==> flow/design.v <==
module ftdi_sync
(
     input           clk_i
    ,input           rst_i
    ,input           ftdi_rxf_i
    ,input           ftdi_txe_i
    ,input  [  7:0]  ftdi_data_in_i
    ,input           inport_valid_i
    ,input  [  7:0]  inport_data_i
    ,input           outport_accept_i
    ,output          ftdi_siwua_o
    ,output          ftdi_wrn_o
    ,output          ftdi_rdn_o
    ,output          ftdi_oen_o
    ,output [  7:0]  ftdi_data_out_o
    ,output          inport_accept_o
    ,output          outport_valid_o
    ,output [  7:0]  outport_data_o
);
wire [7:0] tx_data_w;
wire       tx_valid_w;
wire       tx_accept_w;
wire [6:0] tx_level_w;
ftdi_fifo
#(
    .WIDTH(8),
    .DEPTH(64),
    .ADDR_W(6),
    .COUNT_W(7)
)
u_fifo_out
(
    .clk_i(clk_i),
    .rst_i(rst_i),
    .push_i(inport_valid_i),
    .data_in_i(inport_data_i),
    .accept_o(inport_accept_o),
    .valid_o(tx_valid_w),
    .data_out_o(tx_data_w),
    .pop_i(tx_accept_w),
    .level_o(tx_level_w)
);
wire tx_empty_next_w = (tx_level_w <= 7'd1);
wire [7:0] rx_data_w  = ftdi_data_in_i;
wire       rx_valid_w = !ftdi_rdn_o && !ftdi_rxf_i;
wire       rx_accept_w;
wire [6:0] rx_level_w;
ftdi_fifo
#(
    .WIDTH(8),
    .DEPTH(64),
    .ADDR_W(6),
    .COUNT_W(7)
)
u_fifo_in
(
    .clk_i(clk_i),
    .rst_i(rst_i),
    .push_i(rx_valid_w),
    .data_in_i(rx_data_w),
    .accept_o(rx_accept_w),
    .valid_o(outport_valid_o),
    .data_out_o(outport_data_o),
    .pop_i(outport_accept_i),
    .level_o(rx_level_w)
);
wire rx_full_next_w = (rx_level_w >= 7'd63);
localparam STATE_W           = 2;
localparam STATE_IDLE        = 2'd0;
localparam STATE_TX          = 2'd1;
localparam STATE_RX          = 2'd2;
reg [STATE_W-1:0] state_q;
wire rx_space_w = rx_accept_w;
wire rx_ready_w = !ftdi_rxf_i;
wire tx_space_w = !ftdi_txe_i;
reg  tx_valid_q;
assign tx_accept_w = !tx_valid_q || (state_q == STATE_TX && tx_space_w);
always @ (posedge clk_i or posedge rst_i)
if (rst_i)
    tx_valid_q   <= 1'b0;
else if (tx_accept_w)
    tx_valid_q   <= tx_valid_w;
reg [STATE_W-1:0] next_state_r;
always @ *
begin
    next_state_r = state_q;
    case (state_q)
    STATE_IDLE :
    begin
        if (rx_ready_w && rx_space_w)
            next_state_r    = STATE_RX;
        else if (tx_space_w && (tx_valid_w || tx_valid_q))
            next_state_r    = STATE_TX;
    end
    STATE_RX :
    begin
        if (!rx_ready_w || rx_full_next_w)
            next_state_r  = STATE_IDLE;
    end
    STATE_TX :
    begin
        if (!tx_space_w || tx_empty_next_w)
            next_state_r  = STATE_IDLE;
    end    
    default:
        ;
   endcase
end
always @ (posedge clk_i or posedge rst_i)
if (rst_i)
    state_q   <= STATE_IDLE;
else
    state_q   <= next_state_r;
reg       rdn_q;
reg       wrn_q;
reg       oen_q;
reg [7:0] data_q;
always @ (posedge clk_i or posedge rst_i)
if (rst_i)
    oen_q   <= 1'b1;
else if (state_q == STATE_IDLE && next_state_r == STATE_RX)
    oen_q   <= 1'b0;
else if (state_q == STATE_RX && next_state_r == STATE_IDLE)
    oen_q   <= 1'b1;
always @ (posedge clk_i or posedge rst_i)
if (rst_i)
    rdn_q   <= 1'b1;
else if (state_q == STATE_IDLE && next_state_r == STATE_RX)
    rdn_q   <= 1'b0;
else if (state_q == STATE_RX && next_state_r == STATE_IDLE)
    rdn_q   <= 1'b1;
always @ (posedge clk_i or posedge rst_i)
if (rst_i)
    wrn_q   <= 1'b1;
else if (state_q == STATE_IDLE && next_state_r == STATE_TX)
    wrn_q   <= 1'b0;
else if (state_q == STATE_TX && next_state_r == STATE_IDLE)
    wrn_q   <= 1'b1;
always @ (posedge clk_i or posedge rst_i)
if (rst_i)
    data_q  <= 8'b0;
else if (tx_accept_w)
    data_q  <= tx_data_w;
assign ftdi_wrn_o      = wrn_q;
assign ftdi_rdn_o      = rdn_q;
assign ftdi_oen_o      = oen_q;
assign ftdi_data_out_o = data_q;
assign ftdi_siwua_o    = 1'b1;  
endmodule
module ftdi_fifo
#(
    parameter WIDTH   = 8,
    parameter DEPTH   = 4,
    parameter ADDR_W  = 2,
    parameter COUNT_W = 3
)
(
     input                clk_i
    ,input                rst_i
    ,input  [WIDTH-1:0]   data_in_i
    ,input                push_i
    ,input                pop_i
    ,output [WIDTH-1:0]   data_out_o
    ,output               accept_o
    ,output               valid_o
    ,output [COUNT_W-1:0] level_o
);
reg [WIDTH-1:0]   ram_q[DEPTH-1:0];
reg [ADDR_W-1:0]  rd_ptr_q;
reg [ADDR_W-1:0]  wr_ptr_q;
reg [COUNT_W-1:0] count_q;
always @ (posedge clk_i or posedge rst_i)
if (rst_i)
begin
    count_q   <= {(COUNT_W) {1'b0}};
    rd_ptr_q  <= {(ADDR_W) {1'b0}};
    wr_ptr_q  <= {(ADDR_W) {1'b0}};
end
else
begin
    if (push_i & accept_o)
    begin
        ram_q[wr_ptr_q] <= data_in_i;
        wr_ptr_q        <= wr_ptr_q + 1;
    end
    if (pop_i & valid_o)
        rd_ptr_q      <= rd_ptr_q + 1;
    if ((push_i & accept_o) & ~(pop_i & valid_o))
        count_q <= count_q + 1;
    else if (~(push_i & accept_o) & (pop_i & valid_o))
        count_q <= count_q - 1;
end
/*verilator lint_off WIDTH*/
assign valid_o       = (count_q != 0);
assign accept_o      = (count_q != DEPTH);
/*verilator lint_on WIDTH*/
assign data_out_o    = ram_q[rd_ptr_q];
assign level_o       = count_q;
endmodule
module ftdi_bridge
#(
     parameter MODE             = "SYNC"
    ,parameter CLK_DIV          = 2
    ,parameter GP_OUTPUTS       = 32
    ,parameter GP_INPUTS        = 32
    ,parameter GPIO_ADDRESS     = 32'hf0000000
    ,parameter GP_IN_EVENT_MASK = 0
    ,parameter AXI_ID           = 0
)
(
     input           clk_i
    ,input           rst_i
    ,input           ftdi_rxf_i
    ,input           ftdi_txe_i
    ,input  [  7:0]  ftdi_data_in_i
    ,input           mem_awready_i
    ,input           mem_wready_i
    ,input           mem_bvalid_i
    ,input  [  1:0]  mem_bresp_i
    ,input  [  3:0]  mem_bid_i
    ,input           mem_arready_i
    ,input           mem_rvalid_i
    ,input  [ 31:0]  mem_rdata_i
    ,input  [  1:0]  mem_rresp_i
    ,input  [  3:0]  mem_rid_i
    ,input           mem_rlast_i
    ,input  [ 31:0]  gp_inputs_i
    ,output          ftdi_siwua_o
    ,output          ftdi_wrn_o
    ,output          ftdi_rdn_o
    ,output          ftdi_oen_o
    ,output [  7:0]  ftdi_data_out_o
    ,output          mem_awvalid_o
    ,output [ 31:0]  mem_awaddr_o
    ,output [  3:0]  mem_awid_o
    ,output [  7:0]  mem_awlen_o
    ,output [  1:0]  mem_awburst_o
    ,output          mem_wvalid_o
    ,output [ 31:0]  mem_wdata_o
    ,output [  3:0]  mem_wstrb_o
    ,output          mem_wlast_o
    ,output          mem_bready_o
    ,output          mem_arvalid_o
    ,output [ 31:0]  mem_araddr_o
    ,output [  3:0]  mem_arid_o
    ,output [  7:0]  mem_arlen_o
    ,output [  1:0]  mem_arburst_o
    ,output          mem_rready_o
    ,output [ 31:0]  gp_outputs_o
);
localparam CMD_NOP          = 4'd0;
localparam CMD_WR           = 4'd1;
localparam CMD_RD           = 4'd2;
localparam CMD_GP_WR        = 4'd3;
localparam CMD_GP_RD        = 4'd4;
localparam CMD_GP_RD_CLR    = 4'd5;
localparam CMD_STREAM_ON    = 4'd6;
localparam CMD_STREAM_OFF   = 4'd7;
localparam LEN_W            = 12;
localparam DATA_W           = 8;
localparam STATE_W          = 4;
localparam STATE_IDLE       = 4'd0;
localparam STATE_CMD        = 4'd1;
localparam STATE_LEN        = 4'd2;
localparam STATE_ADDR0      = 4'd3;
localparam STATE_ADDR1      = 4'd4;
localparam STATE_ADDR2      = 4'd5;
localparam STATE_ADDR3      = 4'd6;
localparam STATE_WRITE      = 4'd7;
localparam STATE_READ       = 4'd8;
localparam STATE_DATA0      = 4'd9;
localparam STATE_DATA1      = 4'd10;
localparam STATE_DATA2      = 4'd11;
localparam STATE_DATA3      = 4'd12;
localparam STATE_GP_WR      = 4'd13;
localparam STATE_GP_RD      = 4'd14;
wire [DATA_W-1:0]   data_tx_w;
wire [DATA_W-1:0]   data_rx_w;
wire                wr_w;
wire                rd_w;
wire                wr_accept_w;
wire                rx_ready_w;
wire                read_skip_w;
reg [STATE_W-1:0]   state_q;
reg [LEN_W-1:0]     len_q;
reg [31:0]          mem_addr_q;
reg                 mem_cyc_q;
reg                 mem_wr_q;
reg [1:0]           data_idx_q;
reg [31:0]          data_q;
reg [GP_OUTPUTS-1:0] gp_out_q;
reg [GP_INPUTS-1:0]  gp_in_q;
wire magic_addr_w = (mem_addr_q == 32'd4026531840);
wire wr_byte_w = (state_q == STATE_WRITE) && rx_ready_w && !mem_cyc_q && (len_q != {LEN_W{1'b0}});
reg [STATE_W-1:0] next_state_r;
always @ *
begin
    next_state_r = state_q;
    case (state_q)
    STATE_IDLE :
    begin
        if (rx_ready_w)
            next_state_r    = STATE_CMD;
    end
    STATE_CMD :
    begin
        if (data_rx_w[3:0] == CMD_NOP)
            next_state_r  = STATE_IDLE;
        else if (data_rx_w[3:0] == CMD_WR || data_rx_w[3:0] == CMD_RD)
            next_state_r  = STATE_LEN;
        else if (data_rx_w[3:0] == CMD_GP_WR)
            next_state_r  = STATE_GP_WR;
        else if (data_rx_w[3:0] == CMD_GP_RD)
            next_state_r  = STATE_GP_RD;
        else
            next_state_r  = STATE_IDLE;
    end
    STATE_LEN :
    begin
        if (rx_ready_w)
            next_state_r  = STATE_ADDR0;
    end
    STATE_ADDR0 : if (rx_ready_w) next_state_r  = STATE_ADDR1;
    STATE_ADDR1 : if (rx_ready_w) next_state_r  = STATE_ADDR2;
    STATE_ADDR2 : if (rx_ready_w) next_state_r  = STATE_ADDR3;
    STATE_ADDR3 :
    begin
        if (rx_ready_w && mem_wr_q) 
            next_state_r  = STATE_WRITE;
        else if (rx_ready_w) 
            next_state_r  = STATE_READ;            
    end
    STATE_WRITE :
    begin
        if (len_q == {LEN_W{1'b0}} && (mem_bvalid_i || magic_addr_w))
            next_state_r  = STATE_IDLE;
        else
            next_state_r  = STATE_WRITE;
    end
    STATE_READ :
    begin
        if (mem_rvalid_i || magic_addr_w)
            next_state_r  = STATE_DATA0;
    end
    STATE_DATA0 :
    begin
        if (read_skip_w)
            next_state_r  = STATE_DATA1;
        else if (wr_accept_w && (len_q == {LEN_W{1'b0}}))
            next_state_r  = STATE_IDLE;
        else if (wr_accept_w)
            next_state_r  = STATE_DATA1;
    end
    STATE_DATA1 :
    begin
        if (read_skip_w)
            next_state_r  = STATE_DATA2;
        else if (wr_accept_w && (len_q == {LEN_W{1'b0}}))
            next_state_r  = STATE_IDLE;
        else if (wr_accept_w)
            next_state_r  = STATE_DATA2;
    end
    STATE_DATA2 :
    begin
        if (read_skip_w)
            next_state_r  = STATE_DATA3;
        else if (wr_accept_w && (len_q == {LEN_W{1'b0}}))
            next_state_r  = STATE_IDLE;
        else if (wr_accept_w)
            next_state_r  = STATE_DATA3;
    end
    STATE_DATA3 :
    begin
        if (wr_accept_w && (len_q != {LEN_W{1'b0}}))
            next_state_r  = STATE_READ;
        else if (wr_accept_w)
            next_state_r  = STATE_IDLE;
    end
    STATE_GP_WR :
    begin
        if (rx_ready_w)
            next_state_r  = STATE_IDLE;
    end
    STATE_GP_RD :
    begin
        if (wr_accept_w)
            next_state_r  = STATE_IDLE;
    end
    default:
        ;
   endcase
end
always @ (posedge clk_i or posedge rst_i)
if (rst_i)
    state_q   <= STATE_IDLE;
else
    state_q   <= next_state_r;
assign wr_w = (((state_q == STATE_DATA0) |
               (state_q == STATE_DATA1) |
               (state_q == STATE_DATA2) |
               (state_q == STATE_DATA3)) && !read_skip_w) |
              (state_q == STATE_GP_RD);
assign rd_w = (state_q == STATE_CMD) |
              (state_q == STATE_LEN) |
              (state_q == STATE_ADDR0) |
              (state_q == STATE_ADDR1) |
              (state_q == STATE_ADDR2) |
              (state_q == STATE_ADDR3) |
              (state_q == STATE_WRITE && !mem_cyc_q && len_q != {LEN_W{1'b0}}) |
              (state_q == STATE_GP_WR);
always @ (posedge clk_i or posedge rst_i)
if (rst_i)
    len_q       <= {LEN_W{1'b0}};
else if (state_q == STATE_CMD && rx_ready_w)
    len_q[11:8] <= data_rx_w[7:4];
else if (state_q == STATE_LEN && rx_ready_w)
    len_q[7:0]  <= data_rx_w[7:0];
else if (wr_byte_w)
    len_q       <= len_q - {{(LEN_W-1){1'b0}}, 1'b1};
else if (state_q == STATE_READ && ((mem_cyc_q && mem_rvalid_i) || magic_addr_w))
    len_q       <= len_q - {{(LEN_W-1){1'b0}}, 1'b1};
else if (((state_q == STATE_DATA0) || (state_q == STATE_DATA1) || (state_q == STATE_DATA2)) && wr_accept_w && !read_skip_w)
    len_q       <= len_q - {{(LEN_W-1){1'b0}}, 1'b1};
always @ (posedge clk_i or posedge rst_i)
if (rst_i)
    mem_addr_q        <= 'd0;
else if (state_q == STATE_ADDR0 && rx_ready_w)
    mem_addr_q[31:24] <= data_rx_w;
else if (state_q == STATE_ADDR1 && rx_ready_w)
    mem_addr_q[23:16] <= data_rx_w;
else if (state_q == STATE_ADDR2 && rx_ready_w)
    mem_addr_q[15:8]  <= data_rx_w;
else if (state_q == STATE_ADDR3 && rx_ready_w)
    mem_addr_q[7:0]   <= data_rx_w;
else if (state_q == STATE_WRITE && (mem_cyc_q && mem_bvalid_i))
    mem_addr_q        <= {mem_addr_q[31:2], 2'b0} + 'd4;
else if (state_q == STATE_READ && (mem_cyc_q && mem_rvalid_i))
    mem_addr_q        <= {mem_addr_q[31:2], 2'b0} + 'd4;
always @ (posedge clk_i or posedge rst_i)
if (rst_i)
    data_idx_q <= 2'b0;
else if (state_q == STATE_ADDR3)
    data_idx_q <= data_rx_w[1:0];
else if (wr_byte_w)
    data_idx_q <= data_idx_q + 2'd1;
else if (((state_q == STATE_DATA0) || (state_q == STATE_DATA1) || (state_q == STATE_DATA2)) && (data_idx_q != 2'b0))
    data_idx_q <= data_idx_q - 2'd1;
assign read_skip_w = (data_idx_q != 2'b0);
always @ (posedge clk_i or posedge rst_i)
if (rst_i)
    data_q <= 32'b0;
else if (state_q == STATE_IDLE)
    data_q <= {{(32-GP_INPUTS){1'b0}}, gp_in_q};
else if (wr_byte_w)
begin
    case (data_idx_q)
        2'd0: data_q[7:0]   <= data_rx_w;
        2'd1: data_q[15:8]  <= data_rx_w;
        2'd2: data_q[23:16] <= data_rx_w;
        2'd3: data_q[31:24] <= data_rx_w;
    endcase
end
else if (state_q == STATE_READ && mem_rvalid_i)
    data_q <= mem_rdata_i;
else if (((state_q == STATE_DATA0) || (state_q == STATE_DATA1) || (state_q == STATE_DATA2)) && (wr_accept_w || read_skip_w))
    data_q <= {8'b0, data_q[31:8]};
assign data_tx_w  = data_q[7:0];
assign mem_wdata_o = data_q;
reg mem_awvalid_q;
reg mem_awvalid_r;
reg mem_wvalid_q;
reg mem_wvalid_r;
always @ *
begin
    mem_awvalid_r = 1'b0;
    mem_wvalid_r  = 1'b0;
    if (mem_awvalid_o && !mem_awready_i)
        mem_awvalid_r = mem_awvalid_q;
    else if (mem_awvalid_o)
        mem_awvalid_r = 1'b0;
    else if (wr_byte_w && (data_idx_q == 2'd3 || len_q == 1))
        mem_awvalid_r = !magic_addr_w;
    if (mem_wvalid_o && !mem_wready_i)
        mem_wvalid_r = mem_wvalid_q;
    else if (mem_wvalid_o)
        mem_wvalid_r = 1'b0;
    else if (wr_byte_w && (data_idx_q == 2'd3 || len_q == 1))
        mem_wvalid_r = !magic_addr_w;
end
always @ (posedge clk_i or posedge rst_i)
if (rst_i)
begin
    mem_awvalid_q <= 1'b0;
    mem_wvalid_q  <= 1'b0;
end
else
begin
    mem_awvalid_q <= mem_awvalid_r;
    mem_wvalid_q  <= mem_wvalid_r;
end
assign mem_awvalid_o = mem_awvalid_q;
assign mem_wvalid_o  = mem_wvalid_q;
assign mem_awaddr_o  = {mem_addr_q[31:2], 2'b0};
assign mem_awid_o    = AXI_ID;
assign mem_awlen_o   = 8'b0;
assign mem_awburst_o = 2'b01;
assign mem_wlast_o   = 1'b1;
assign mem_bready_o = 1'b1;
reg mem_arvalid_q;
reg mem_arvalid_r;
always @ *
begin
    mem_arvalid_r = 1'b0;
    if (mem_arvalid_o && !mem_arready_i)
        mem_arvalid_r = mem_arvalid_q;
    else if (mem_arvalid_o)
        mem_arvalid_r = 1'b0;
    else if (state_q == STATE_READ && !mem_cyc_q)
        mem_arvalid_r = !magic_addr_w;
end
always @ (posedge clk_i or posedge rst_i)
if (rst_i)
    mem_arvalid_q <= 1'b0;
else
    mem_arvalid_q <= mem_arvalid_r;
assign mem_arvalid_o = mem_arvalid_q;
assign mem_araddr_o  = {mem_addr_q[31:2], 2'b0};
assign mem_arid_o    = AXI_ID;
assign mem_arlen_o   = 8'b0;
assign mem_arburst_o = 2'b01;
assign mem_rready_o  = 1'b1;
reg [3:0] mem_sel_q;
reg [3:0] mem_sel_r;
always @ *
begin
    mem_sel_r = 4'b1111;
    case (data_idx_q)
    2'd0: mem_sel_r = 4'b0001;
    2'd1: mem_sel_r = 4'b0011;
    2'd2: mem_sel_r = 4'b0111;
    2'd3: mem_sel_r = 4'b1111;
    endcase
    case (mem_addr_q[1:0])
    2'd0: mem_sel_r = mem_sel_r & 4'b1111;
    2'd1: mem_sel_r = mem_sel_r & 4'b1110;
    2'd2: mem_sel_r = mem_sel_r & 4'b1100;
    2'd3: mem_sel_r = mem_sel_r & 4'b1000;
    endcase
end
always @ (posedge clk_i or posedge rst_i)
if (rst_i)
    mem_sel_q    <= 4'b0;
else if (state_q == STATE_IDLE)
    mem_sel_q   <= 4'b1111;
else if (wr_byte_w && (data_idx_q == 2'd3 || len_q == 1))
    mem_sel_q   <= mem_sel_r;
assign mem_wstrb_o  = mem_sel_q;
always @ (posedge clk_i or posedge rst_i)
if (rst_i)
    mem_wr_q    <= 1'b0;
else if (state_q == STATE_CMD && rx_ready_w)
    mem_wr_q    <= (data_rx_w[3:0] == CMD_WR);
always @ (posedge clk_i or posedge rst_i)
if (rst_i == 1'b1)
    mem_cyc_q <= 1'b0;
else if (mem_arvalid_r || mem_awvalid_r)
    mem_cyc_q <= 1'b1;
else if (mem_bvalid_i || mem_rvalid_i)
    mem_cyc_q <= 1'b0;
reg gpio_wr_q;
always @ (posedge clk_i or posedge rst_i)
if (rst_i)
    gpio_wr_q <= 1'b0;
else if (magic_addr_w && wr_byte_w && (data_idx_q == 2'd3 || len_q == 1))
    gpio_wr_q <= 1'b1;
else
    gpio_wr_q <= 1'b0;
always @ (posedge clk_i or posedge rst_i)
if (rst_i)
    gp_out_q <= {(GP_OUTPUTS){1'b0}};
else if (state_q == STATE_GP_WR && rx_ready_w)
    gp_out_q <= {{(GP_OUTPUTS-8){1'b0}}, data_rx_w};
else if (gpio_wr_q)
    gp_out_q <= data_q[GP_OUTPUTS-1:0];
assign gp_outputs_o = gp_out_q;
reg [GP_INPUTS-1:0]  gp_in_r;
always @ *
begin
    if ((state_q == STATE_GP_RD) && wr_accept_w)
        gp_in_r = gp_inputs_i;
    else
        gp_in_r = (gp_in_q & GP_IN_EVENT_MASK) | gp_inputs_i;
end
always @ (posedge clk_i or posedge rst_i)
if (rst_i)
    gp_in_q <= {(GP_INPUTS){1'b0}};
else
    gp_in_q <= gp_in_r;
generate
if (1)
begin
    ftdi_sync
    u_sync
    (
        .clk_i(clk_i),
        .rst_i(rst_i),
        .ftdi_rxf_i(ftdi_rxf_i),
        .ftdi_txe_i(ftdi_txe_i),
        .ftdi_siwua_o(ftdi_siwua_o),
        .ftdi_wrn_o(ftdi_wrn_o),
        .ftdi_rdn_o(ftdi_rdn_o),
        .ftdi_oen_o(ftdi_oen_o),
        .ftdi_data_out_o(ftdi_data_out_o),
        .ftdi_data_in_i(ftdi_data_in_i),
        .outport_valid_o(rx_ready_w),
        .outport_data_o(data_rx_w),
        .outport_accept_i(rd_w),
        .inport_valid_i(wr_w),
        .inport_data_i(data_tx_w),
        .inport_accept_o(wr_accept_w)
    );
end
endgenerate
endmodule
# From RTL to reports: ftdi_bridge
# What the tools print for ftdi_bridge, step after step.
# Lines are those of the file above, counted from 1.
# Library cell names are shortened.
# A cell with n/a has no value.
# setup
design,ftdi_bridge
clk_port,clk_i
library,sky130hd
corner,tt_025C_1v80

# Word level
# Counts by Yosys on the flattened word-level netlist (proc, flatten, opt, wreduce). Print and check cells are left out. Cells with the same type and inputs are merged into one.
# bits
ff_bits,1231
input_bits,94
out_inout_bits,178
elab_cells,851
# op_classes
n_addsub,12
cmp,2
eq_ne,306
n_mux,107
logic,28
reduce_and_logical,236
# op_table
cell,count
8-bit case mux with 64-bit select,2
6-bit equality test with constant B,128
3-bit AND reduction,128
6-bit by 5-bit equality test with 1-bit output with constant B,64
8-bit 2-to-1 mux,42
6-bit by 4-bit equality test with 1-bit output with constant B,32
4-bit 2-to-1 mux,31
6-bit by 3-bit equality test with 1-bit output with constant B,16
32-bit 2-to-1 mux,2
4-bit case mux with 15-bit select,1
6-bit by 2-bit equality test with 1-bit output with constant B,8
1-bit logical AND,42
32-bit by 3-bit adder with 32-bit output with constant B,1
32-bit equality test with constant B,1
4-bit case mux with 4-bit select,2
4-bit equality test with constant B,7
7-bit 2-to-1 mux,4
6-bit by 1-bit adder with 6-bit output with constant B,4
6-bit by 1-bit equality test with 1-bit output with constant B,4
6-bit zero test,4
4-bit by 3-bit equality test with 1-bit output with constant B,5
2-bit nonzero test,8
4-bit by 2-bit equality test with 1-bit output with constant B,4
4-bit AND reduction,4
15-bit nonzero test,1
3-bit nonzero test,5
1-bit logical OR,14
2-bit by 1-bit inequality test with 1-bit output with constant B,7
# Not listed: further kinds 32, cells in them 120.

# Depth
# Longest topological path by Yosys (ltp), each cell counted once; first at word level (registers and memories cut), then after technology mapping (sequential cells cut; the memories' decode and read muxes count).
# logic_depth
ltp_word,12
abc_area,1
depth_mapped,21
depth_no_buf,20

# Synthesis result
# Yosys stat after the flow's synthesis: flattened, memories mapped to cells. It holds for the ABC_AREA given above (unset counts as 0); a run with the other value may have another netlist.
# The area totals of this step are shown rounded.
# types
cell_type,count,type_area_um2
edfxtp_1,1024,3.07E+04
dfrtp_1,215,5380.16
nand2_1,1383,5.19E+03
nor2_1,661,2481.13
inv_1,455,1.71E+03
nand3_1,297,1.49E+03
nand4_1,128,800.768
buf_4,104,780.749
o21ai_0,91,455.437
ha_1,35,437.92
xor2_1,47,411.645
a21oi_1,81,405.389
nor3_1,76,380.365
o2111ai_1,43,376.611
o211ai_1,48,360.346
a211oi_1,33,247.738
clkbuf_1,65,243.984
buf_2,44,220.211
# Other cell types: 44; their cells: 270.
# mapped
mapped_cells,5100
area_um2,54100
seqArea_um2,36200
ffs,1243
buffers,230

# Path before layout
# Source: OpenSTA report_checks on the synthesized netlist (no wires, ideal clock, input and output delay 20% of the period each), path of least setup slack; recovery checks are left aside. Register names are those of the netlist, which keeps one name where synthesis merged equal registers.
# synth_path
path_type,input to register
start,input rst_i
end,register genblk1.u_sync.u_fifo_in.ram_q[15][0]
tclk_ns,10.0
input_delay_ns,2.000
setup_time_ns,0.374
t_first_pin_ns,2.000
arrival_time_ns,7.735
required_time_ns,9.626
path_slack_ns,1.891
path_delay_ns,6.109
driving_pins,3
path_buffers,0
synth_period_reached_ns,8.109
# "path_delay_ns" is the arrival time less input delay plus setup time.
# "driving_pins" counts driving pins, that of a launching flip-flop among them; a cell with two outputs on the path counts twice.
# "synth_period_reached_ns" is the clock period less the worst setup slack; recovery checks do not enter. This is arithmetic on one report: input and output delays are still those of the set period (20% each).
# The rows between start and end are the longest chain of elaborated cells between them; the timing report does not say that the signal goes this way. Where chains are equally long, one stands for them.
# Each line given opens the expression or statement behind the cell; cells for indexed reads and writes are added by Yosys, which also makes memories of some case tables.
# synth_between
cell_sequence,inv_1 > nand2_1 > nor2_1
elab_chain_len,2
cone_cells,2
lines_between,0
cone_classes,logic (1); reduce/logical (1)
# synth_rtl
element,line,rtl
start: declaration,212,",input           rst_i"
1-bit NOT,n/a,
3-bit AND reduction,n/a,
end: assignment,183,ram_q[wr_ptr_q] <= data_in_i;
end: declaration,168,reg [WIDTH-1:0]   ram_q[DEPTH-1:0];

# Worst path after layout
# From the final timing report of run A: the path of least setup slack in the routed layout; clock arrival at registers is part of the times.
# layout_path
path_type,register to register
start,register genblk1.u_sync.u_fifo_in.rd_ptr_q[1]
end,register data_q[15]
tclk_ns,4.69
setup_time_ns,0.03
t_first_pin_ns,0.87
arrival_time_ns,5.55
required_time_ns,5.51
path_slack_ns,-0.05
driving_pins,20
path_buffers,5
# The rows between start and end are the longest chain of elaborated cells between them; the timing report does not say that the signal goes this way. Where chains are equally long, one stands for them.
# A register here has more assigning lines than the two given.
# layout_between
cell_sequence,dfrtp_1 > inv_1 > ha_1 > buf_4 > nand3_2 > nor2_1 > buf_4 > a22oi_1 > nand3b_1 > nor2_1 > nand2_1 > nor2_1 > buf_4 > nand2_2 > buf_4 > nand2_2 > buf_4 > nand2_1 > nand2_1 > nand2_1
elab_chain_len,5
cone_cells,68
lines_between,4
cone_classes,eq/ne (63); mux (4); reduce/logical (1)
# layout_rtl
element,line,rtl
start: declaration,169,reg [ADDR_W-1:0]  rd_ptr_q;
start: assignment,176,rd_ptr_q  <= {(ADDR_W) {1'b0}};
start: assignment,187,rd_ptr_q      <= rd_ptr_q + 1;
6-bit equality test,197,assign data_out_o    = ram_q[rd_ptr_q];
8-bit case mux with 64-bit select,197,
8-bit 2-to-1 mux,456,case (data_idx_q)
8-bit 2-to-1 mux,454,else if (wr_byte_w)
8-bit 2-to-1 mux,452,else if (state_q == STATE_IDLE)
end: assignment,453,"data_q <= {{(32-GP_INPUTS){1'b0}}, gp_in_q};"
end: assignment,458,2'd1: data_q[15:8]  <= data_rx_w;
end: declaration,290,reg [31:0]          data_q;

# Measured results for ftdi_bridge: 5 stored runs of the Yosys and OpenROAD flow on sky130hd. The settings differ; the order carries no meaning. The constraints put input and output delay at 20% of the set period each and load the outputs with 0.01 pF.
# "period_less_ws_ns" = clock period - worst setup slack. The figure is calculated, with input and output delays left at 20% of the set period.
# "worstPathTime_ns" is the time allowed to the run's worst setup path (the clock period less input and output delay, where it has them) less its slack. Clock arrival times count: a late capture clock shortens it, a late launch clock lengthens it.
# The results are shown rounded.
# Among the settings, -- means not set for that run.
run,ABC_AREA,CAP_MARGIN,CELL_PAD_IN_SITES_DETAIL_PLACEMENT,CELL_PAD_IN_SITES_GLOBAL_PLACEMENT,CORE_ASPECT_RATIO,CORE_MARGIN,CORE_UTILIZATION,CTS_CLUSTER_DIAMETER,CTS_CLUSTER_SIZE,GPL_TIMING_DRIVEN,MAX_ROUTING_LAYER,MIN_ROUTING_LAYER,PLACE_DENSITY_LB_ADDON,SETUP_SLACK_MARGIN,SLEW_MARGIN,period_ns,GPL_ROUTABILITY_DRIVEN,finish.utilization_frac,period_less_ws_ns,fin_hold_ws_ns,synthArea_um2,design_die_area_um2,worst_setup_slack_ns,worstPathTime_ns,worstPathKind
run A,1,5,0,1,0.63,8,20,265,95,1,met5,met2,0.08,-0.2,30,4.69,--,0.237,4.735,0.320,54100,288000,-0.045,4.74,register to register
run B,--,20,--,--,--,2,40,--,--,--,--,--,--,--,20,5.43,--,0.471,4.618,0.435,51200,131000,0.812,4.62,register to register
run C,1,5,0,1,0.63,9,20,265,95,0,met5,--,0.08,-0.2,10,4.69,--,0.236,4.972,0.377,54100,290000,-0.282,4.97,register to register
run D,--,20,--,--,--,2,40,--,--,--,--,--,--,--,20,10.0,--,0.468,5.328,0.448,51200,131000,4.67,5.33,register to register
run E,1,35,--,0,--,2,67,344,33,--,--,--,0.29,--,20,7.13,0,0.732,4.761,0.504,54100,83000,2.37,4.76,register to register
